==> flow/design.v <==
module fifo #(
    parameter DEPTH = 32,          
    parameter DATA_WIDTH = 8,      
    parameter PTR_SIZE = 5
) (
    input  wire                   clk,
    input  wire                   rst,
    input  wire                   wr_en,
    input  wire                   re_en,
    input  wire [DATA_WIDTH-1:0]  data_in,
    output wire [DATA_WIDTH-1:0]  data_out,
    output wire                   empty,
    output wire                   full
);
    reg [DATA_WIDTH-1:0] memory [0:DEPTH-1];
    reg [PTR_SIZE-1:0] wr_ptr;
    reg [PTR_SIZE-1:0] rd_ptr;
    reg empty_reg;
    reg full_reg;
    integer i;
    wire wr_fire = wr_en && !full_reg;
    wire rd_fire = re_en && !empty_reg;
    wire [PTR_SIZE-1:0] used = wr_ptr - rd_ptr;
    always @ (posedge clk or posedge rst) begin
        if (rst)
            wr_ptr <= 0;
        else if (wr_fire)
            wr_ptr <= wr_ptr + 1;
    end
    always @ (posedge clk or posedge rst) begin
        if (rst)
            empty_reg <= 1;
        else if (wr_fire && !rd_fire)
            empty_reg <= 0;
        else if (rd_fire && !wr_fire && (used == 1))
            empty_reg <= 1;
    end
    always @ (posedge clk or posedge rst) begin
        if (rst)
            full_reg <= 0;
        else if (wr_fire && !rd_fire && (used == DEPTH - 1))
            full_reg <= 1;
        else if (rd_fire && !wr_fire)
            full_reg <= 0;
    end
    always @ (posedge clk or posedge rst) begin
        if (rst)
            rd_ptr <= 0;
        else if (rd_fire)
            rd_ptr <= rd_ptr + 1;
    end
    always @ (posedge clk or posedge rst) begin
        if (rst) begin
            for (i = 0; i < DEPTH; i = i + 1)
                memory[i] <= {DATA_WIDTH{1'b0}};
        end else if (wr_fire)
            memory[wr_ptr[$clog2(DEPTH)-1:0]] <= data_in;
    end
    assign data_out = (empty_reg) ? {DATA_WIDTH{1'bx}} : memory[rd_ptr[$clog2(DEPTH)-1:0]];
    assign empty = empty_reg;
    assign full  = full_reg;
endmodule
module multiplier #(
    parameter DATA_WIDTH    = 8,                   
    parameter PRODUCT_WIDTH = DATA_WIDTH * 2
) (
    input  wire [DATA_WIDTH-1:0] in1,         
    input  wire [DATA_WIDTH-1:0] in2,          
    output wire [PRODUCT_WIDTH-1:0] product 
);
    assign product = in1 * in2;
endmodule
module adder #(
    parameter DATA_WIDTH = 8,              
    parameter SUM_WIDTH  = DATA_WIDTH + 1   
)(
    input  wire [DATA_WIDTH-1:0] in1,        
    input  wire [DATA_WIDTH-1:0] in2,        
    output wire [SUM_WIDTH-1:0] sum          
);
    assign sum = in1 + in2;
endmodule
module component (
    input  wire         clk,
    input  wire         rst,
    input  wire [31:0]  fifo1_data_in,
    input  wire [31:0]  fifo2_data_in,
    input  wire [31:0]  fifo3_data_in,
    input  wire         fifo1_write_en,
    input  wire         fifo2_write_en,
    input  wire         fifo3_write_en,
    input  wire         fifo1_read_en,
    input  wire         fifo2_read_en,
    input  wire         fifo3_read_en,
    output wire [31:0]  result_out,
    output wire         fifo1_empty,
    output wire         fifo2_empty,
    output wire         fifo3_empty,
    output wire         fifo1_full,
    output wire         fifo2_full,
    output wire         fifo3_full
);
    wire [31:0] fifo1_data_out;
    wire [31:0] fifo2_data_out;
    wire [31:0] fifo3_data_out;
    wire [31:0] mult_result;
    fifo #(
        .DEPTH(16),
        .DATA_WIDTH(32),
        .PTR_SIZE(5)
    ) fifo1_inst (
        .clk(clk),
        .rst(rst),
        .wr_en(fifo1_write_en),
        .re_en(fifo1_read_en),
        .data_in(fifo1_data_in),
        .data_out(fifo1_data_out),
        .empty(fifo1_empty),
        .full(fifo1_full)
    );
    fifo #(
        .DEPTH(16),
        .DATA_WIDTH(32),
        .PTR_SIZE(5)
    ) fifo2_inst (
        .clk(clk),
        .rst(rst),
        .wr_en(fifo2_write_en),
        .re_en(fifo2_read_en),
        .data_in(fifo2_data_in),
        .data_out(fifo2_data_out),
        .empty(fifo2_empty),
        .full(fifo2_full)
    );
    fifo #(
        .DEPTH(16),
        .DATA_WIDTH(32),
        .PTR_SIZE(5)
    ) fifo3_inst (
        .clk(clk),
        .rst(rst),
        .wr_en(fifo3_write_en),
        .re_en(fifo3_read_en),
        .data_in(fifo3_data_in),
        .data_out(fifo3_data_out),
        .empty(fifo3_empty),
        .full(fifo3_full)
    );
    multiplier #(
        .DATA_WIDTH(32),
        .PRODUCT_WIDTH(32)
    ) mult_inst (
        .in1(fifo1_data_out),
        .in2(fifo2_data_out),
        .product(mult_result)
    );
    adder #(
        .DATA_WIDTH(32),
        .SUM_WIDTH(32)
    ) adder_inst (
        .in1(mult_result),
        .in2(fifo3_data_out),
        .sum(result_out)
    );
endmodule
# From RTL to reports: component
# Each step is given for the RTL above and for the edited RTL.
# Lines under "before" count in the file above, lines under "after" in the edited file.
# "delta" is "after" less "before", of the values as shown.
# Operators carry their Yosys type and port widths (W data, S select, Z words).
# Not given: n/a
[design]
top = "component"
clk_port = "clk"
cell_library = "sky130hd"
pvt_corner = "tt_025C_1v80"

# Edit of the RTL
# Unified diff, file above to edited file.
# This change comes from a script, not from a designer. The edited design behaves differently; no optimisation was intended.
# begin of diff
@@ -134,5 +134,5 @@
     );
     fifo #(
-        .DEPTH(16),
+        .DEPTH(32),
         .DATA_WIDTH(32),
         .PTR_SIZE(5)
# end of diff

# Word level
# Source: Yosys, flattened and elaborated. Widths are those after wreduce. Registers that Yosys merges into a memory's read port (data or address) are not register bits. Print and check cells do not count. Equal cells are merged and count once.
[bits]
columns = ["item", "before", "after", "delta"]
rows = [
  ["inputBits", 104, 104, 0],
  ["regBits", 1572, 2084, 512],
  ["wordCells", 275, 339, 64],
  ["output_inout_bits", 38, 38, 0],
]
[op_classes]
columns = ["item", "before", "after", "delta"]
rows = [
  ["equal", 96, 128, 32],
  ["addsub", 10, 10, 0],
  ["n_mux", 18, 18, 0],
  ["reduce_logical", 90, 106, 16],
  ["multipliers", 1, 1, 0],
]
[ops]
columns = ["op", "before", "after", "delta"]
rows = [
  ["$eq A5 B5 Y1 const B", 0, 33, 33],
  ["$eq A4 B4 Y1 const B", 48, 32, -16],
  ["$reduce_and A2 Y1", 48, 64, 16],
  ["$eq A5 B4 Y1 const B", 3, 18, 15],
  ["$eq A4 B3 Y1 const B", 24, 16, -8],
  ["$eq A5 B3 Y1 const B", 0, 8, 8],
  ["$eq A4 B2 Y1 const B", 12, 8, -4],
  ["$eq A5 B2 Y1 const B", 0, 4, 4],
  ["$eq A4 B1 Y1 const B", 6, 4, -2],
  ["$logic_not A4 Y1", 6, 4, -2],
  ["$eq A5 B1 Y1 const B", 3, 5, 2],
  ["$logic_not A5 Y1", 0, 2, 2],
  ["$pmux W32 S16", 3, 2, -1],
  ["$pmux W32 S32", 0, 1, 1],
]
# Operator kinds equal on both sides are left out: 9.

# Longest topological paths
# Longest topological path by Yosys (ltp), each cell counted once; first at word level (registers and memories cut), then after technology mapping (sequential cells cut; the memories' decode and read muxes count).
[logic_depth]
columns = ["item", "before", "after", "delta"]
rows = [
  ["word_depth", 7, 7, 0],
  ["ABC_AREA", "0", "0", "n/a"],
  ["ltp_mapped", 40, 39, -1],
  ["mapped_depth_nobuf", 35, 34, -1],
]

# Netlist
# Yosys stat after the flow's synthesis: flattened, memories mapped to cells. It holds for the ABC_AREA given above (unset counts as 0); a run with the other value may have another netlist.
[types]
columns = ["cell", "before", "after", "delta"]
rows = [
  ["sky130_fd_sc_hd__mux2_2", 1557, 2071, 514],
  ["sky130_fd_sc_hd__dfrtp_1", 1569, 2081, 512],
  ["sky130_fd_sc_hd__a221oi_1", 93, 203, 110],
  ["sky130_fd_sc_hd__a22oi_1", 213, 305, 92],
  ["sky130_fd_sc_hd__a22o_1", 81, 163, 82],
  ["sky130_fd_sc_hd__buf_1", 72, 151, 79],
  ["sky130_fd_sc_hd__clkbuf_1", 342, 407, 65],
  ["sky130_fd_sc_hd__nand2_1", 290, 233, -57],
  ["sky130_fd_sc_hd__or2_2", 35, 72, 37],
  ["sky130_fd_sc_hd__buf_6", 7, 42, 35],
  ["sky130_fd_sc_hd__nand3_1", 99, 131, 32],
  ["sky130_fd_sc_hd__nand4_1", 34, 64, 30],
  ["sky130_fd_sc_hd__nor3_1", 18, 48, 30],
  ["sky130_fd_sc_hd__mux2i_1", 71, 43, -28],
  ["sky130_fd_sc_hd__buf_4", 21, 46, 25],
  ["sky130_fd_sc_hd__and2_1", 42, 22, -20],
  ["sky130_fd_sc_hd__o21ai_0", 105, 88, -17],
  ["sky130_fd_sc_hd__a222oi_1", 81, 97, 16],
]
# Cell types equal on both sides are left out: 11.
# Not every row of either side is listed.
[synth_totals]
columns = ["item", "before", "after", "delta"]
rows = [
  ["sequential_area_um2", 39341.5, 52153.8, 12812.3],
  ["ffs", 1572, 2084, 512],
  ["buffers", 536, 732, 196],
  ["mapped_cells", 7105, 8653, 1548],
  ["synth_area_um2", 86758.2, 109349.9, 22591.7],
]
# The figures by module come from a second, unflattened synthesis with its own total; it is not the netlist above.
[hier_totals]
columns = ["item", "before", "after", "delta"]
rows = [
  ["cells_unflattened", 7499, 9101, 1602],
  ["area_unflattened_um2", 89392.0, 112357.8, 22965.8],
]
# Rows give one instance, submodules left out.
[by_module_before]
columns = ["mod", "instances", "seq_area_um2", "cells", "mod_area_um2"]
rows = [
  ["fifo", 3, 13113.8, 1853, 23983.0],
  ["multiplier", 1, 0.0, 1704, 15717.6],
  ["adder", 1, 0.0, 236, 1725.4],
  ["component", 1, 0.0, 0, 0.0],
]
[by_module_after]
columns = ["mod", "instances", "seq_area_um2", "cells", "mod_area_um2"]
rows = [
  ["fifo", 2, 13113.8, 1853, 23983.0],
  ["fifo", 1, 25926.1, 3455, 46898.7],
  ["multiplier", 1, 0.0, 1704, 15767.6],
  ["adder", 1, 0.0, 236, 1725.4],
  ["component", 1, 0.0, 0, 0.0],
]

# Timing after synthesis
# Path of least setup slack by OpenSTA after synthesis, without wires, with an ideal clock, recovery checks aside; 20% of the period is set as input and as output delay. Where synthesis merged equal registers, the netlist keeps one of their names.
[synth_timing]
columns = ["item", "before", "after", "delta"]
rows = [
  ["path_type", "reg2out", "reg2out", "n/a"],
  ["startpoint", "register fifo2_inst.rd_ptr[0]", "register fifo1_inst.rd_ptr[1]", "n/a"],
  ["endpoint", "output port result_out[29]", "output port result_out[31]", "n/a"],
  ["t_first_pin_ns", 0.000, 0.000, 0.000],
  ["tclk_ns", 13.0, 13.0, 0.0],
  ["path_slack_ns", 1.513, 1.595, 0.082],
  ["required_time_ns", 10.400, 10.400, 0.000],
  ["driving_pins", 37, 38, 1],
  ["arrival_time_ns", 8.887, 8.805, -0.082],
  ["path_buffers", 5, 7, 2],
  ["out_delay_ns", 2.600, 2.600, 0.000],
  ["path_delay_ns", 8.887, 8.805, -0.082],
  ["period_less_setup_slack_ns", 11.487, 11.405, -0.082],
]
# "path_delay_ns" = arrival - input delay + setup time.
# A path that ends at an output port has no setup time.
# "driving_pins" counts driving pins, that of a launching flip-flop among them; a cell with two outputs on the path counts twice.
# "period_less_setup_slack_ns" is the clock period less the worst setup slack; recovery checks do not enter. This is arithmetic on one report: input and output delays are still those of the set period (20% each).
# The rows between start and end are the longest chain of elaborated cells between them; the timing report does not say that the signal goes this way. Where chains are equally long, one stands for them.
# A line is the first line of the expression or statement that the cell stems from. Yosys adds cells for indexed reads and writes and turns some case tables into memories.
[synth_between_before]
cell_sequence = "sky130_fd_sc_hd__dfrtp_1 > sky130_fd_sc_hd__inv_1 > sky130_fd_sc_hd__ha_1 > sky130_fd_sc_hd__buf_2 > sky130_fd_sc_hd__buf_2 > sky130_fd_sc_hd__buf_2 > sky130_fd_sc_hd__buf_1 > sky130_fd_sc_hd__a222oi_1 > sky130_fd_sc_hd__a211o_1 > sky130_fd_sc_hd__a21oi_1 > sky130_fd_sc_hd__clkbuf_1 > sky130_fd_sc_hd__nand2_1 > sky130_fd_sc_hd__fa_1 > sky130_fd_sc_hd__inv_1 > sky130_fd_sc_hd__fa_1 > sky130_fd_sc_hd__fa_1 > sky130_fd_sc_hd__inv_1 > sky130_fd_sc_hd__fa_1 > sky130_fd_sc_hd__inv_1 > sky130_fd_sc_hd__fa_1 > sky130_fd_sc_hd__inv_1 > sky130_fd_sc_hd__fa_1 > sky130_fd_sc_hd__inv_1 > sky130_fd_sc_hd__fa_1 > sky130_fd_sc_hd__inv_1 > sky130_fd_sc_hd__fa_1 > sky130_fd_sc_hd__inv_1 > sky130_fd_sc_hd__ha_1 > sky130_fd_sc_hd__a21oi_1 > sky130_fd_sc_hd__a21boi_0 > sky130_fd_sc_hd__o31ai_1 > sky130_fd_sc_hd__a311oi_1 > sky130_fd_sc_hd__nor3_1 > sky130_fd_sc_hd__o311a_1 > sky130_fd_sc_hd__o21a_1 > sky130_fd_sc_hd__nor2_1 > sky130_fd_sc_hd__xnor2_1"
elab_chain_cells = 5
cone_cells = 20
cone_lines = 3
classes_between = "add/sub: 1; mul: 1; eq/ne: 15; mux: 2; reduce/logical: 1"
[synth_rtl_before]
columns = ["item", "line_no", "source"]
rows = [
  ["from (decl)", 17, "reg [PTR_SIZE-1:0] rd_ptr;"],
  ["from (assign)", 48, "rd_ptr <= 0;"],
  ["from (assign)", 50, "rd_ptr <= rd_ptr + 1;"],
  ["$eq A4 B4 Y1", 59, "assign data_out = (empty_reg) ? {DATA_WIDTH{1'bx}} : memory[rd_ptr[$clog2(DEPTH)-1:0]];"],
  ["$pmux W32 S16", 59, ""],
  ["$mux W32", 59, ""],
  ["$mul A32 B32 Y32", 71, ""],
  ["$add A32 B32 Y32", 81, "assign sum = in1 + in2;"],
  ["to (decl)", 95, "output wire [31:0]  result_out,"],
]
[synth_between_after]
cell_sequence = "sky130_fd_sc_hd__dfrtp_1 > sky130_fd_sc_hd__inv_1 > sky130_fd_sc_hd__ha_1 > sky130_fd_sc_hd__buf_4 > sky130_fd_sc_hd__buf_6 > sky130_fd_sc_hd__buf_6 > sky130_fd_sc_hd__buf_2 > sky130_fd_sc_hd__buf_2 > sky130_fd_sc_hd__a221oi_1 > sky130_fd_sc_hd__a21oi_1 > sky130_fd_sc_hd__o21ai_0 > sky130_fd_sc_hd__and4_1 > sky130_fd_sc_hd__clkbuf_1 > sky130_fd_sc_hd__clkbuf_1 > sky130_fd_sc_hd__nor2_1 > sky130_fd_sc_hd__fa_1 > sky130_fd_sc_hd__fa_1 > sky130_fd_sc_hd__fa_1 > [2 not listed] > sky130_fd_sc_hd__inv_1 > sky130_fd_sc_hd__fa_1 > sky130_fd_sc_hd__fa_1 > sky130_fd_sc_hd__fa_1 > sky130_fd_sc_hd__inv_1 > sky130_fd_sc_hd__fa_1 > sky130_fd_sc_hd__inv_1 > sky130_fd_sc_hd__ha_1 > sky130_fd_sc_hd__a21o_1 > sky130_fd_sc_hd__a21o_1 > sky130_fd_sc_hd__a21o_1 > sky130_fd_sc_hd__a21o_1 > sky130_fd_sc_hd__a221oi_1 > sky130_fd_sc_hd__o31a_1 > sky130_fd_sc_hd__o21ai_0 > sky130_fd_sc_hd__o31ai_1 > sky130_fd_sc_hd__a21oi_1 > sky130_fd_sc_hd__xor2_1"
elab_chain_cells = 5
cone_cells = 20
cone_lines = 3
classes_between = "add/sub: 1; mul: 1; eq/ne: 15; mux: 2; reduce/logical: 1"
[synth_rtl_after]
columns = ["item", "line_no", "source"]
rows = [
  ["from (decl)", 17, "reg [PTR_SIZE-1:0] rd_ptr;"],
  ["from (assign)", 48, "rd_ptr <= 0;"],
  ["from (assign)", 50, "rd_ptr <= rd_ptr + 1;"],
  ["$eq A4 B4 Y1", 59, "assign data_out = (empty_reg) ? {DATA_WIDTH{1'bx}} : memory[rd_ptr[$clog2(DEPTH)-1:0]];"],
  ["$pmux W32 S16", 59, ""],
  ["$mux W32", 59, ""],
  ["$mul A32 B32 Y32", 71, ""],
  ["$add A32 B32 Y32", 81, "assign sum = in1 + in2;"],
  ["to (decl)", 95, "output wire [31:0]  result_out,"],
]

# Path in the finished layout
# Path of least setup slack in the final report of the runs of pair 1 (OpenROAD, finished layout, wires in). Where an end is a register, its clock arrival counts in the times.
[layout_timing]
columns = ["item", "before", "after", "delta"]
rows = [
  ["path_type", "reg2out", "reg2out", "n/a"],
  ["startpoint", "register fifo1_inst.rd_ptr[0]", "register fifo2_inst.rd_ptr[1]", "n/a"],
  ["endpoint", "output port result_out[27]", "output port result_out[31]", "n/a"],
  ["path_slack_ns", 0.30, 0.07, -0.23],
  ["out_delay_ns", 2.56, 2.56, 0.00],
  ["path_buffers", 7, 5, -2],
  ["tclk_ns", 12.8, 12.8, 0.0],
  ["driving_pins", 33, 36, 3],
  ["required_time_ns", 10.24, 10.24, 0.00],
  ["arrival_time_ns", 9.94, 10.17, 0.23],
  ["t_first_pin_ns", 0.82, 0.93, 0.11],
]
# The rows between start and end are the longest chain of elaborated cells between them; the timing report does not say that the signal goes this way. Where chains are equally long, one stands for them.
[layout_between_before]
cell_sequence = "sky130_fd_sc_hd__dfrtp_1 > sky130_fd_sc_hd__inv_2 > sky130_fd_sc_hd__ha_4 > sky130_fd_sc_hd__buf_4 > sky130_fd_sc_hd__buf_4 > sky130_fd_sc_hd__a222oi_1 > sky130_fd_sc_hd__o22ai_1 > sky130_fd_sc_hd__or4b_4 > sky130_fd_sc_hd__o21ai_4 > sky130_fd_sc_hd__buf_4 > sky130_fd_sc_hd__buf_4 > sky130_fd_sc_hd__nor2_1 > sky130_fd_sc_hd__fa_1 > sky130_fd_sc_hd__fa_1 > sky130_fd_sc_hd__inv_1 > sky130_fd_sc_hd__fa_1 > sky130_fd_sc_hd__fa_1 > sky130_fd_sc_hd__inv_1 > sky130_fd_sc_hd__fa_1 > sky130_fd_sc_hd__inv_1 > sky130_fd_sc_hd__fa_1 > sky130_fd_sc_hd__fa_1 > sky130_fd_sc_hd__fa_1 > sky130_fd_sc_hd__inv_1 > sky130_fd_sc_hd__ha_1 > sky130_fd_sc_hd__or3_1 > sky130_fd_sc_hd__a311oi_2 > sky130_fd_sc_hd__buf_4 > sky130_fd_sc_hd__nor3_4 > sky130_fd_sc_hd__o311a_1 > sky130_fd_sc_hd__a21oi_1 > sky130_fd_sc_hd__buf_4 > sky130_fd_sc_hd__clkdlybuf4s50_1"
elab_chain_cells = 5
cone_cells = 20
cone_lines = 3
classes_between = "add/sub: 1; mul: 1; eq/ne: 15; mux: 2; reduce/logical: 1"
[layout_rtl_before]
columns = ["item", "line_no", "source"]
rows = [
  ["from (decl)", 17, "reg [PTR_SIZE-1:0] rd_ptr;"],
  ["from (assign)", 48, "rd_ptr <= 0;"],
  ["from (assign)", 50, "rd_ptr <= rd_ptr + 1;"],
  ["$eq A4 B4 Y1", 59, "assign data_out = (empty_reg) ? {DATA_WIDTH{1'bx}} : memory[rd_ptr[$clog2(DEPTH)-1:0]];"],
  ["$pmux W32 S16", 59, ""],
  ["$mux W32", 59, ""],
  ["$mul A32 B32 Y32", 71, ""],
  ["$add A32 B32 Y32", 81, "assign sum = in1 + in2;"],
  ["to (decl)", 95, "output wire [31:0]  result_out,"],
]
[layout_between_after]
cell_sequence = "sky130_fd_sc_hd__dfrtp_2 > sky130_fd_sc_hd__clkinv_4 > sky130_fd_sc_hd__ha_4 > sky130_fd_sc_hd__buf_12 > sky130_fd_sc_hd__a222oi_1 > sky130_fd_sc_hd__a221oi_1 > sky130_fd_sc_hd__a21o_1 > sky130_fd_sc_hd__o32ai_4 > sky130_fd_sc_hd__buf_12 > sky130_fd_sc_hd__buf_12 > sky130_fd_sc_hd__nor2_1 > sky130_fd_sc_hd__fa_1 > sky130_fd_sc_hd__fa_1 > sky130_fd_sc_hd__fa_1 > sky130_fd_sc_hd__inv_1 > sky130_fd_sc_hd__fa_1 > sky130_fd_sc_hd__inv_1 > sky130_fd_sc_hd__fa_1 > sky130_fd_sc_hd__fa_1 > sky130_fd_sc_hd__fa_1 > sky130_fd_sc_hd__inv_1 > sky130_fd_sc_hd__fa_1 > sky130_fd_sc_hd__inv_1 > sky130_fd_sc_hd__ha_1 > sky130_fd_sc_hd__a21o_1 > sky130_fd_sc_hd__a21o_1 > sky130_fd_sc_hd__a21o_1 > sky130_fd_sc_hd__a21o_1 > sky130_fd_sc_hd__a221oi_1 > sky130_fd_sc_hd__o31a_1 > sky130_fd_sc_hd__o21ai_1 > sky130_fd_sc_hd__o31ai_2 > sky130_fd_sc_hd__buf_4 > sky130_fd_sc_hd__a21oi_1 > sky130_fd_sc_hd__xor2_1 > sky130_fd_sc_hd__dlygate4sd2_1"
elab_chain_cells = 5
cone_cells = 20
cone_lines = 3
classes_between = "add/sub: 1; mul: 1; eq/ne: 15; mux: 2; reduce/logical: 1"
[layout_rtl_after]
columns = ["item", "line_no", "source"]
rows = [
  ["from (decl)", 17, "reg [PTR_SIZE-1:0] rd_ptr;"],
  ["from (assign)", 48, "rd_ptr <= 0;"],
  ["from (assign)", 50, "rd_ptr <= rd_ptr + 1;"],
  ["$eq A4 B4 Y1", 59, "assign data_out = (empty_reg) ? {DATA_WIDTH{1'bx}} : memory[rd_ptr[$clog2(DEPTH)-1:0]];"],
  ["$pmux W32 S16", 59, ""],
  ["$mux W32", 59, ""],
  ["$mul A32 B32 Y32", 71, ""],
  ["$add A32 B32 Y32", 81, "assign sum = in1 + in2;"],
  ["to (decl)", 95, "output wire [31:0]  result_out,"],
]

# Flow runs
# Both versions went through the flow (Yosys, OpenROAD) with the same settings in each pair. Constraints: input delay and output delay 20% of the set period each, output load 0.01 pF.
[settings_pair_1]
CORE_UTILIZATION = 45
PLACE_DENSITY = 0.6
period_ns = 12.8
CAP_MARGIN = 20
CORE_MARGIN = 2
SLEW_MARGIN = 20
[results_pair_1]
columns = ["item", "before", "after", "delta"]
rows = [
  ["total_negative_slack_ns", 0.000, 0.000, 0.000],
  ["timing.setup.ws_ns", 0.302, 0.068, -0.234],
  ["synthesis_area_um2", 86758.2, 109349.9, 22591.7],
  ["achievedPeriod_ns", 12.498, 12.732, 0.234],
  ["die_um2", 196324.0, 246959.0, 50635.0],
  ["finalUtil_frac", 0.518, 0.521, 0.003],
]
[settings_pair_2]
CELL_PAD_IN_SITES_DETAIL_PLACEMENT = 1
CORE_MARGIN = 4
CORE_UTILIZATION = 21
GPL_ROUTABILITY_DRIVEN = 1
MAX_ROUTING_LAYER = "met4"
MIN_ROUTING_LAYER = "met2"
SETUP_SLACK_MARGIN = 0.88
SLEW_MARGIN = 30
period_ns = 17.8
CAP_MARGIN = 20
[results_pair_2]
columns = ["item", "before", "after", "delta"]
rows = [
  ["total_negative_slack_ns", 0.000, 0.000, 0.000],
  ["timing.setup.ws_ns", 1.330, 1.557, 0.227],
  ["synthesis_area_um2", 86758.2, 109349.9, 22591.7],
  ["achievedPeriod_ns", 16.470, 16.243, -0.227],
  ["die_um2", 423482.0, 532323.0, 108841.0],
  ["finalUtil_frac", 0.246, 0.245, -0.001],
]
# "achievedPeriod_ns" is the run's clock period less its worst setup slack. It is reckoned from that one timing run; input and output delays stay at 20% of the period that was set.
